==> flow/design.v <==
`timescale 100ps/10ps
module triangle(clk, reset, nt, xi, yi, busy, po, xo, yo);
input        clk, reset, nt;
input  [2:0] xi, yi;
output       busy, po;
output [2:0] xo, yo;
reg busy, po;
reg [4:0] state, next_state;  
reg [6:0] x_cor[0:2];         
reg [6:0] y_cor[0:2];         
reg [1:0] s0_count;           
reg s1_count;                 
reg s2_count;                 
reg s7_count;                 
reg [4:0] horiz;              
reg [3:0] out_count;          
reg signed [8:0] a[0:1];      
reg signed [8:0] b[0:1];      
reg signed [8:0] c[0:1];      
reg [3:0] ep, save_ep;        
reg signed [7:0] value;       
reg [1:0] o_idx;              
reg [2:0] xo, yo;             
reg loc;                      
reg [3:0] start;              
parameter s0=5'd0,s1=5'd1,s2=5'd2,s3=5'd3,s4=5'd4,s5=5'd5,s6=5'd6,s7=5'd7;
integer i,j;
always @(posedge clk or posedge reset)begin
    if(reset) state<=s0;
    else state<=next_state;
end
always @(*)begin
    case(state)
        s0:next_state=(s0_count==2'd3)?s1:s0;
        s1:next_state=(s1_count==1'b1)?s2:s1;
        s2:next_state=(out_count==y_cor[0]||out_count==y_cor[1]||out_count==y_cor[2])?s5:((s2_count==1'b1)?((value==8'd0)?s5:((value[7]==1'b0)?s3:s4)):s2);
        s3:next_state=(o_idx==2'd2)?s5:s2;
        s4:next_state=(o_idx==2'd1)?s5:s2;
        s5:next_state=(out_count==y_cor[0]||out_count==y_cor[2])?s6:((loc==1'b0)?((out_count==y_cor[1])?((start==x_cor[1])?s6:s5):((start==ep)?s6:s5)):((start==x_cor[0])?s6:s5));
        s6:next_state=(out_count==y_cor[2])?s7:s2;
        s7:next_state=(s7_count==1'b1)?s0:s7;
        default:next_state=s0;
    endcase
end
always @(posedge clk or posedge reset)begin
    if(reset) busy<=1'b0;
    else begin
        if(state==s7&&s7_count==1'b1) busy<=1'b0;
        else if(state==s0&&s0_count==2'd0&&nt==1'b0) busy<=1'b0;
        else busy<=1'b1;
    end
end
always @(posedge clk or posedge reset)begin
    if(reset) s0_count<=2'd0;
    else begin
        if(state==s7) s0_count<=2'd0;
        else if(state==s0&&s0_count==2'd0&&nt==1'b0) s0_count<=2'd0;
        else s0_count<=s0_count+2'd1;
    end
end
always @(posedge clk or posedge reset)begin
    if(reset)begin
        s1_count<=1'b0;
    end
    else begin
        if(state==s1) s1_count<=1'b1;
        else s1_count<=1'b0;
    end
end
always @(posedge clk or posedge reset)begin
    if(reset)begin
        s2_count<=1'b0;
    end
    else begin
        if(state==s2) s2_count<=1'b1;
        else s2_count<=1'b0;
    end
end
always @(posedge clk or posedge reset)begin
    if(reset)begin
        s7_count<=1'b0;
    end
    else begin
        if(state==s7) s7_count<=1'b1;
        else s7_count<=1'b0;
    end
end
always @(posedge clk or posedge reset)begin
    if(reset)begin
        loc<=1'b0;
    end
    else begin
        if(state==s1)begin
            if(x_cor[1]>x_cor[0]) loc<=1'b0;
            else loc<=1'b1;
        end
    end
end
always @(posedge clk or posedge reset)begin
    if(reset)begin
        for(i=0;i<2;i=i+1)begin
            a[i]<=9'd0;
        end
    end
    else begin
        case(state)
            s1:begin
                if(loc==1'b0)begin
                    a[0]<=($signed(y_cor[1])-$signed(y_cor[0]));
                    a[1]<=($signed(y_cor[2])-$signed(y_cor[1]));
                end
                else begin
                    a[0]<=($signed(y_cor[1])-$signed(y_cor[0]));
                    a[1]<=(~($signed(y_cor[2])-$signed(y_cor[1])))+9'd1;
                end
            end
        endcase
    end
end
always @(posedge clk or posedge reset)begin
    if(reset)begin
        for(i=0;i<2;i=i+1)begin
            b[i]<=9'd0;
        end
    end
    else begin
        case(state)
            s1:begin
                if(loc==1'b0)begin
                    b[0]<=(~($signed(x_cor[1])-$signed(x_cor[0])))+9'd1;
                    b[1]<=(~($signed(x_cor[2])-$signed(x_cor[1])))+9'd1;
                end
                else begin
                    b[0]<=(~($signed(x_cor[1])-$signed(x_cor[0])))+9'd1;
                    b[1]<=($signed(x_cor[2])-$signed(x_cor[1]));
                end
            end
        endcase
    end
end
always @(posedge clk or posedge reset)begin
    if(reset)begin
        for(i=0;i<2;i=i+1)begin
            c[i]<=9'd0;
        end
    end
    else begin
        case(state)
            s1:begin
                if(loc==1'b0)begin
                    c[0]<=($signed(y_cor[0]*x_cor[1])-$signed(y_cor[1]*x_cor[0]));
                    c[1]<=($signed(y_cor[1]*x_cor[2])-$signed(y_cor[2]*x_cor[1]));
                end
                else begin
                    c[0]<=($signed(y_cor[0]*x_cor[1])-$signed(y_cor[1]*x_cor[0]));
                    c[1]<=(~($signed(y_cor[1]*x_cor[2])-$signed(y_cor[2]*x_cor[1])))+9'd1;
                end
            end
        endcase
    end
end
always @(posedge clk or posedge reset)begin
    if(reset)begin
        for(i=0;i<3;i=i+1)begin
            x_cor[i]<=7'd0;
        end
    end
    else begin
        case(state)
            s0:begin
                x_cor[s0_count]<=xi;
            end
        endcase
    end
end
always @(posedge clk or posedge reset)begin
    if(reset)begin
        for(i=0;i<3;i=i+1)begin
            y_cor[i]<=7'd0;
        end
    end
    else begin
        case(state)
            s0:begin
                y_cor[s0_count]<=yi;
            end
        endcase
    end
end
always @(posedge clk or posedge reset)begin
    if(reset) begin
        horiz<=5'd0;
    end
    else begin
        case(state)
            s1:begin
                horiz<=(x_cor[1]-x_cor[0]);
            end
        endcase
    end
end
always @(posedge clk or posedge reset)begin
    if(reset)begin
        out_count<=4'd0;
    end
    else begin
        case(state)
            s1:out_count<=y_cor[0];
            s6:out_count<=out_count+4'd1;
        endcase
    end
end
always @(posedge clk or posedge reset)begin
    if(reset)begin
        ep<=4'd0;
    end
    else begin
        if(loc==1'b0)begin
            if(state==s6) ep<=save_ep;
            else if(state==s3)begin
                if(out_count<y_cor[1])begin
                    if(o_idx==2'd2) ep<=ep;
                    else ep<=ep+4'd1;
                end
                else ep<=ep-4'd1;
            end
            else if(state==s4)begin
                if(out_count<y_cor[1]) ep<=ep-4'd1;
                else begin
                    if(o_idx==2'd1) ep<=ep;
                    else ep<=ep+4'd1;
                end
            end
            else ep<=ep;
        end
        else begin
            if(state==s6) ep<=save_ep;
            else if(state==s3)begin
                if(out_count<y_cor[1])begin
                    if(o_idx==2'd2) ep<=ep;
                    else ep<=ep-4'd1;
                end
                else ep<=ep+4'd1;
            end
            else if(state==s4)begin
                if(out_count<y_cor[1]) ep<=ep+4'd1;
                else begin
                    if(o_idx==2'd1) ep<=ep;
                    else ep<=ep-4'd1;
                end
            end
            else ep<=ep;
        end
    end
end
always @(posedge clk or posedge reset)begin
    if(reset)begin
        o_idx<=2'd0;
    end
    else begin
        if(state==s3) o_idx<=2'd1;
        else if(state==s4) o_idx<=2'd2;
        else if(state==s5) o_idx<=2'd0;
    end
end
always @(posedge clk or posedge reset)begin
    if(reset)begin
        save_ep<=4'd0;
    end
    else begin
        if(state==s1) save_ep<=(x_cor[0]+x_cor[1])>>1;
    end
end
always @(posedge clk or posedge reset)begin
    if(reset)begin
        value<=8'd0;
    end
    else begin
        if(state==s2) begin
            if(out_count==y_cor[0]||out_count==y_cor[1]||out_count==y_cor[2]) value<=8'd0;
            else if(out_count<y_cor[1]) begin
                value<=(a[0]*$signed(ep))+(b[0]*$signed(out_count))+c[0];
            end
            else begin
                value<=(a[1]*$signed(ep))+(b[1]*$signed(out_count))+c[1];
            end
        end
    end
end
always @(posedge clk or posedge reset)begin
    if(reset) po<=1'b0;
    else if(state==s5) po<=1'b1;
    else po<=1'b0;
end
always @(posedge clk)begin
    if(state==s5) start<=start+4'd1;
    else begin
        if(loc==1'b0) start<=x_cor[0];
        else begin
            if(out_count==y_cor[1]) start<=x_cor[1];
            else start<=ep;
        end
    end
end
always @(posedge clk or posedge reset)begin
    if(reset)begin
        xo<=3'd0;
    end
    else begin
        if(state==s5)begin
            if(out_count==y_cor[0]) xo<=x_cor[0];
            else if(out_count==y_cor[2]) xo<=x_cor[2];
            else xo<=start;
        end
    end
end
always @(posedge clk or posedge reset)begin
    if(reset)begin
        yo<=3'd0;
    end
    else begin
        if(state==s5)begin
            if(out_count==y_cor[0]) yo<=y_cor[0];
            else if(out_count==y_cor[2]) yo<=y_cor[2];
            else yo<=out_count;
        end
    end
end
endmodule
# Step by step through the tools: triangle
# What the tools print for triangle, step after step.
# Line numbers count from 1 in the design file above.
# Operators: Yosys type, input widths -> output width; for muxes data width and select width s.
# Cell names lack the library's common part.
# The mark -- stands for no value.
[inputs]
design = "triangle"
clock = "clk"
library = "sky130hd"
pvt_corner = "tt_025C_1v80"

# Word level
# Yosys after proc, flatten, opt, wreduce and memory -nomap, before mapping. Print and check cells are not counted.
[bits]
out_inout_bits = 8
register_bits = 112
input_bits = 9
[op_classes]
compare = 2
logic = 5
n_mux = 57
n_mul = 8
n_eq = 20
reduce_logical = 16
add_sub_neg = 23
[op_table]
columns = ["op", "count"]
rows = [
  ["$mul 9x4->8", 4],
  ["$mul 3x3->6", 4],
  ["$mux 4", 18],
  ["$mux 3", 12],
  ["$add 9x1->9 const B", 3],
  ["$not 9->9", 3],
  ["$sub 3x3->4", 6],
  ["$add 8x8->8", 3],
  ["$pmux 3 s8", 1],
  ["$mux 2", 12],
  ["$mux 8", 3],
  ["$sub 6x6->7", 3],
  ["$eq 4x3->1", 5],
  ["$mux 9", 2],
  ["$eq 3x3->1 const B", 4],
  ["$add 4x1->4 const B", 3],
  ["$add 8x1->8 const B", 1],
  ["$add 8x7->8", 1],
  ["$not 8->8", 1],
  ["$logic_not 8->1", 1],
  ["$pmux 4 s2", 1],
  ["$mux 1", 8],
  ["$eq 2x2->1 const B", 3],
  ["$reduce_and 2->1", 3],
  ["$eq 3x2->1 const B", 2],
  ["$reduce_bool 3->1", 2],
  ["$logic_not 5->1", 1],
  ["$eq 2x1->1 const B", 2],
]
# Not listed: further kinds 15, cells in them 19.

# Longest topological paths
# Longest topological path by Yosys (ltp), each cell counted once; first at word level (registers and memories cut), then after technology mapping (sequential cells cut; the memories' decode and read muxes count).
[logic_depth]
depth_word = 7
ABC_AREA = 0
mapped_depth = 19

# Mapped cells and area
# Yosys stat after the flow's synthesis: flattened, memories mapped to cells. It holds for the ABC_AREA given above (unset counts as 0); a run with the other value may have another netlist.
[types]
columns = ["cell_type", "count", "area_total_um2"]
rows = [
  ["dfrtp_1", 100, 2502.4],
  ["fa_1", 91, 1.82E+03],
  ["ha_1", 108, 1.35E+03],
  ["inv_1", 140, 525.504],
  ["xnor2_1", 51, 446.678],
  ["mux2_2", 34, 382.867],
  ["nand2_1", 85, 319.056],
  ["a21oi_1", 59, 295.283],
  ["nor2_1", 76, 285.274],
  ["and2_1", 44, 275.264],
  ["xor2_1", 26, 227.718],
  ["mux2i_1", 20, 200.192],
  ["a21o_1", 19, 142.637],
  ["o21ai_0", 25, 125.12],
  ["nand2b_1", 15, 93.84],
  ["clkbuf_1", 22, 82.579],
  ["dfxtp_1", 4, 80.077],
  ["o22ai_1", 9, 56.304],
]
# Not listed: further types 34, cells in them 77.
[synth_totals]
cell_count = 1005
flip_flops = 105
synth_area_um2 = 9816.9

# Timing after synthesis
# OpenSTA on the mapped netlist: ideal clock, no wires. The path of least setup slack (recovery checks aside). Input and output delay are each 20% of the period. Register names are those of the netlist, which keeps one name where synthesis merged equal registers.
[synth_timing]
path_kind = "register -> register"
from = "register ep[3]"
to = "register value[7]"
arrival_time_ps = 4663
driving_pins = 17
setup_slack_ps = 203
tclk_ps = 5000
t_first_pin_ps = 0
path_delay_ps = 4797
period_less_setup_slack_ps = 4797
# "path_delay_ps" = arrival - input delay + setup time.
# "driving_pins" counts driving pins, that of a launching flip-flop among them; a cell with two outputs on the path counts twice.
# "period_less_setup_slack_ps" is the clock period less the worst setup slack; recovery checks do not enter. This is arithmetic on one report: input and output delays are still those of the set period (20% each).
# The rows between start and end are the longest chain of elaborated cells between them; the timing report does not say that the signal goes this way. Where chains are equally long, one stands for them.
# Each line given opens the expression or statement behind the cell; cells for indexed reads and writes are added by Yosys, which also makes memories of some case tables.
# At most two assigning lines are given for a register; there are more.
[synth_via]
cell_sequence = "dfrtp_1 > clkbuf_1 > nand2b_1 > fa_1 > fa_1 > inv_1 > fa_1 > fa_1 > fa_1 > ha_1 > a21oi_1 > nor2_1 > o211ai_1 > nand2_1 > xnor2_1 > mux2i_1 > o22ai_1"
elab_chain_len = 5
[synth_lines]
columns = ["item", "line_no", "source"]
rows = [
  ["from (decl)", 20, "reg [3:0] ep, save_ep;"],
  ["from (assign)", 219, "if(state==s6) ep<=save_ep;"],
  ["from (assign)", 222, "if(o_idx==2'd2) ep<=ep;"],
  ["$mul 9x4->8", 285, "value<=(a[1]*$signed(ep))+(b[1]*$signed(out_count))+c[1];"],
  ["$add 8x8->8 x2", 285, ""],
  ["$mux 8", 281, "else if(out_count<y_cor[1]) begin"],
  ["$mux 8", 280, "if(out_count==y_cor[0]||out_count==y_cor[1]||out_count==y_cor[2]) value<=8'd0;"],
  ["to (assign)", 282, "value<=(a[0]*$signed(ep))+(b[0]*$signed(out_count))+c[0];"],
  ["to (assign)", 285, ""],
  ["to (decl)", 21, "reg signed [7:0] value;"],
]

# Path in the finished layout
# From the final timing report of entry A: the path of least setup slack in the routed layout; clock arrival at registers is part of the times.
# The path's times are printed in steps of 10 ps; the period is the one set.
[layout_timing]
path_kind = "register -> register"
from = "register out_count[3]"
to = "register value[7]"
setup_slack_ps = 760
driving_pins = 17
arrival_time_ps = 4700
t_first_pin_ps = 360
tclk_ps = 5230
# The rows between start and end are the longest chain of elaborated cells between them; the timing report does not say that the signal goes this way. Where chains are equally long, one stands for them.
# At most two assigning lines are given for a register; there are more.
[layout_via]
cell_sequence = "dfrtp_1 > clkinvlp_4 > buf_12 > fa_1 > inv_1 > fa_1 > fa_1 > fa_1 > fa_1 > ha_4 > a21oi_2 > nor2_1 > o211ai_1 > nand2_1 > xnor2_1 > mux2i_1 > o22ai_1"
elab_chain_len = 5
[layout_lines]
columns = ["item", "line_no", "source"]
rows = [
  ["from (decl)", 16, "reg [3:0] out_count;"],
  ["from (assign)", 208, "s1:out_count<=y_cor[0];"],
  ["from (assign)", 209, "s6:out_count<=out_count+4'd1;"],
  ["$mul 9x4->8", 285, "value<=(a[1]*$signed(ep))+(b[1]*$signed(out_count))+c[1];"],
  ["$add 8x8->8 x2", 285, ""],
  ["$mux 8", 281, "else if(out_count<y_cor[1]) begin"],
  ["$mux 8", 280, "if(out_count==y_cor[0]||out_count==y_cor[1]||out_count==y_cor[2]) value<=8'd0;"],
  ["to (assign)", 282, "value<=(a[0]*$signed(ep))+(b[0]*$signed(out_count))+c[0];"],
  ["to (assign)", 285, ""],
  ["to (decl)", 21, "reg signed [7:0] value;"],
]

# Design triangle on sky130hd. What follows are 4 stored runs of the flow, each under its own settings; their order means nothing. The constraints put input and output delay at 20% of the set period each and load the outputs with 0.01 pF.
# "achieved_clock_period_ps" means the clock period less the worst setup slack. The figure is calculated, with input and output delays left at 20% of the set period.
# "worst_path_ps" means the part of the period allowed to the worst setup path (the constraints hold back 20% at inputs and 20% at outputs) less its slack; where the path has registers, the arrival times of their clocks count too.
# By "power.total_mw" is meant OpenSTA's value without simulated activity: inputs other than the clock are taken to toggle once in ten clock periods, and the tool carries that through the logic.
# "worst_path_ps" is known to 10 ps.

[[run]]
name = "entry A"
[run.settings]
ABC_AREA = 0
CAP_MARGIN = 0
CELL_PAD_IN_SITES_GLOBAL_PLACEMENT = 1
CORE_ASPECT_RATIO = 0.75
CORE_MARGIN = 5
CORE_UTILIZATION = 66
CTS_CLUSTER_DIAMETER = 304
PLACE_DENSITY_LB_ADDON = 0.13
SETUP_SLACK_MARGIN = 1.14
SLEW_MARGIN = 10
period_ns = 5.23
[run.results]
synthArea_um2 = 9816.9
die_footprint_um2 = 17438.4
finish.stdcell_area_um2 = 10841.6
finish.utilization_frac = 0.745
setup_ws_ps = 758
setupTns_ps = 0
holdWs_ps = 492
power.total_mw = 1.896
achieved_clock_period_ps = 4472
worst_path_ps = 4470
timing.worst_path_kind = "register -> register"

[[run]]
name = "entry B"
[run.settings]
CORE_MARGIN = 8
CTS_CLUSTER_SIZE = 49
SLEW_MARGIN = 10
period_ns = 5.0
CAP_MARGIN = 20
CORE_UTILIZATION = 40
[run.results]
synthArea_um2 = 9816.9
die_footprint_um2 = 29811.5
finish.stdcell_area_um2 = 10707.8
finish.utilization_frac = 0.443
setup_ws_ps = 355
setupTns_ps = 0
holdWs_ps = 479
power.total_mw = 2.039
achieved_clock_period_ps = 4645
worst_path_ps = 4640
timing.worst_path_kind = "register -> register"

[[run]]
name = "entry C"
[run.settings]
ABC_AREA = 0
CAP_MARGIN = 0
CELL_PAD_IN_SITES_GLOBAL_PLACEMENT = 1
CORE_ASPECT_RATIO = 0.73
CORE_MARGIN = 5
CORE_UTILIZATION = 66
CTS_CLUSTER_DIAMETER = 304
CTS_CLUSTER_SIZE = 83
MIN_ROUTING_LAYER = "met2"
PLACE_DENSITY_LB_ADDON = 0.13
SETUP_SLACK_MARGIN = 1.19
SLEW_MARGIN = 35
period_ns = 5.23
[run.results]
synthArea_um2 = 9816.9
die_footprint_um2 = 17442.9
finish.stdcell_area_um2 = 10944.2
finish.utilization_frac = 0.743
setup_ws_ps = 709
setupTns_ps = 0
holdWs_ps = 486
power.total_mw = 1.939
achieved_clock_period_ps = 4521
worst_path_ps = 4520
timing.worst_path_kind = "register -> register"

[[run]]
name = "entry D"
[run.settings]
ABC_AREA = 0
CAP_MARGIN = 0
CELL_PAD_IN_SITES_GLOBAL_PLACEMENT = 1
CORE_ASPECT_RATIO = 0.83
CORE_MARGIN = 5
CORE_UTILIZATION = 55
CTS_CLUSTER_DIAMETER = 304
HOLD_SLACK_MARGIN = 0.16
PLACE_DENSITY_LB_ADDON = 0.13
SETUP_SLACK_MARGIN = 1.14
SLEW_MARGIN = 10
period_ns = 5.23
[run.results]
synthArea_um2 = 9816.9
die_footprint_um2 = 20632.5
finish.stdcell_area_um2 = 11005.6
finish.utilization_frac = 0.629
setup_ws_ps = 855
setupTns_ps = 0
holdWs_ps = 480
power.total_mw = 1.973
achieved_clock_period_ps = 4375
worst_path_ps = 4380
timing.worst_path_kind = "register -> register"
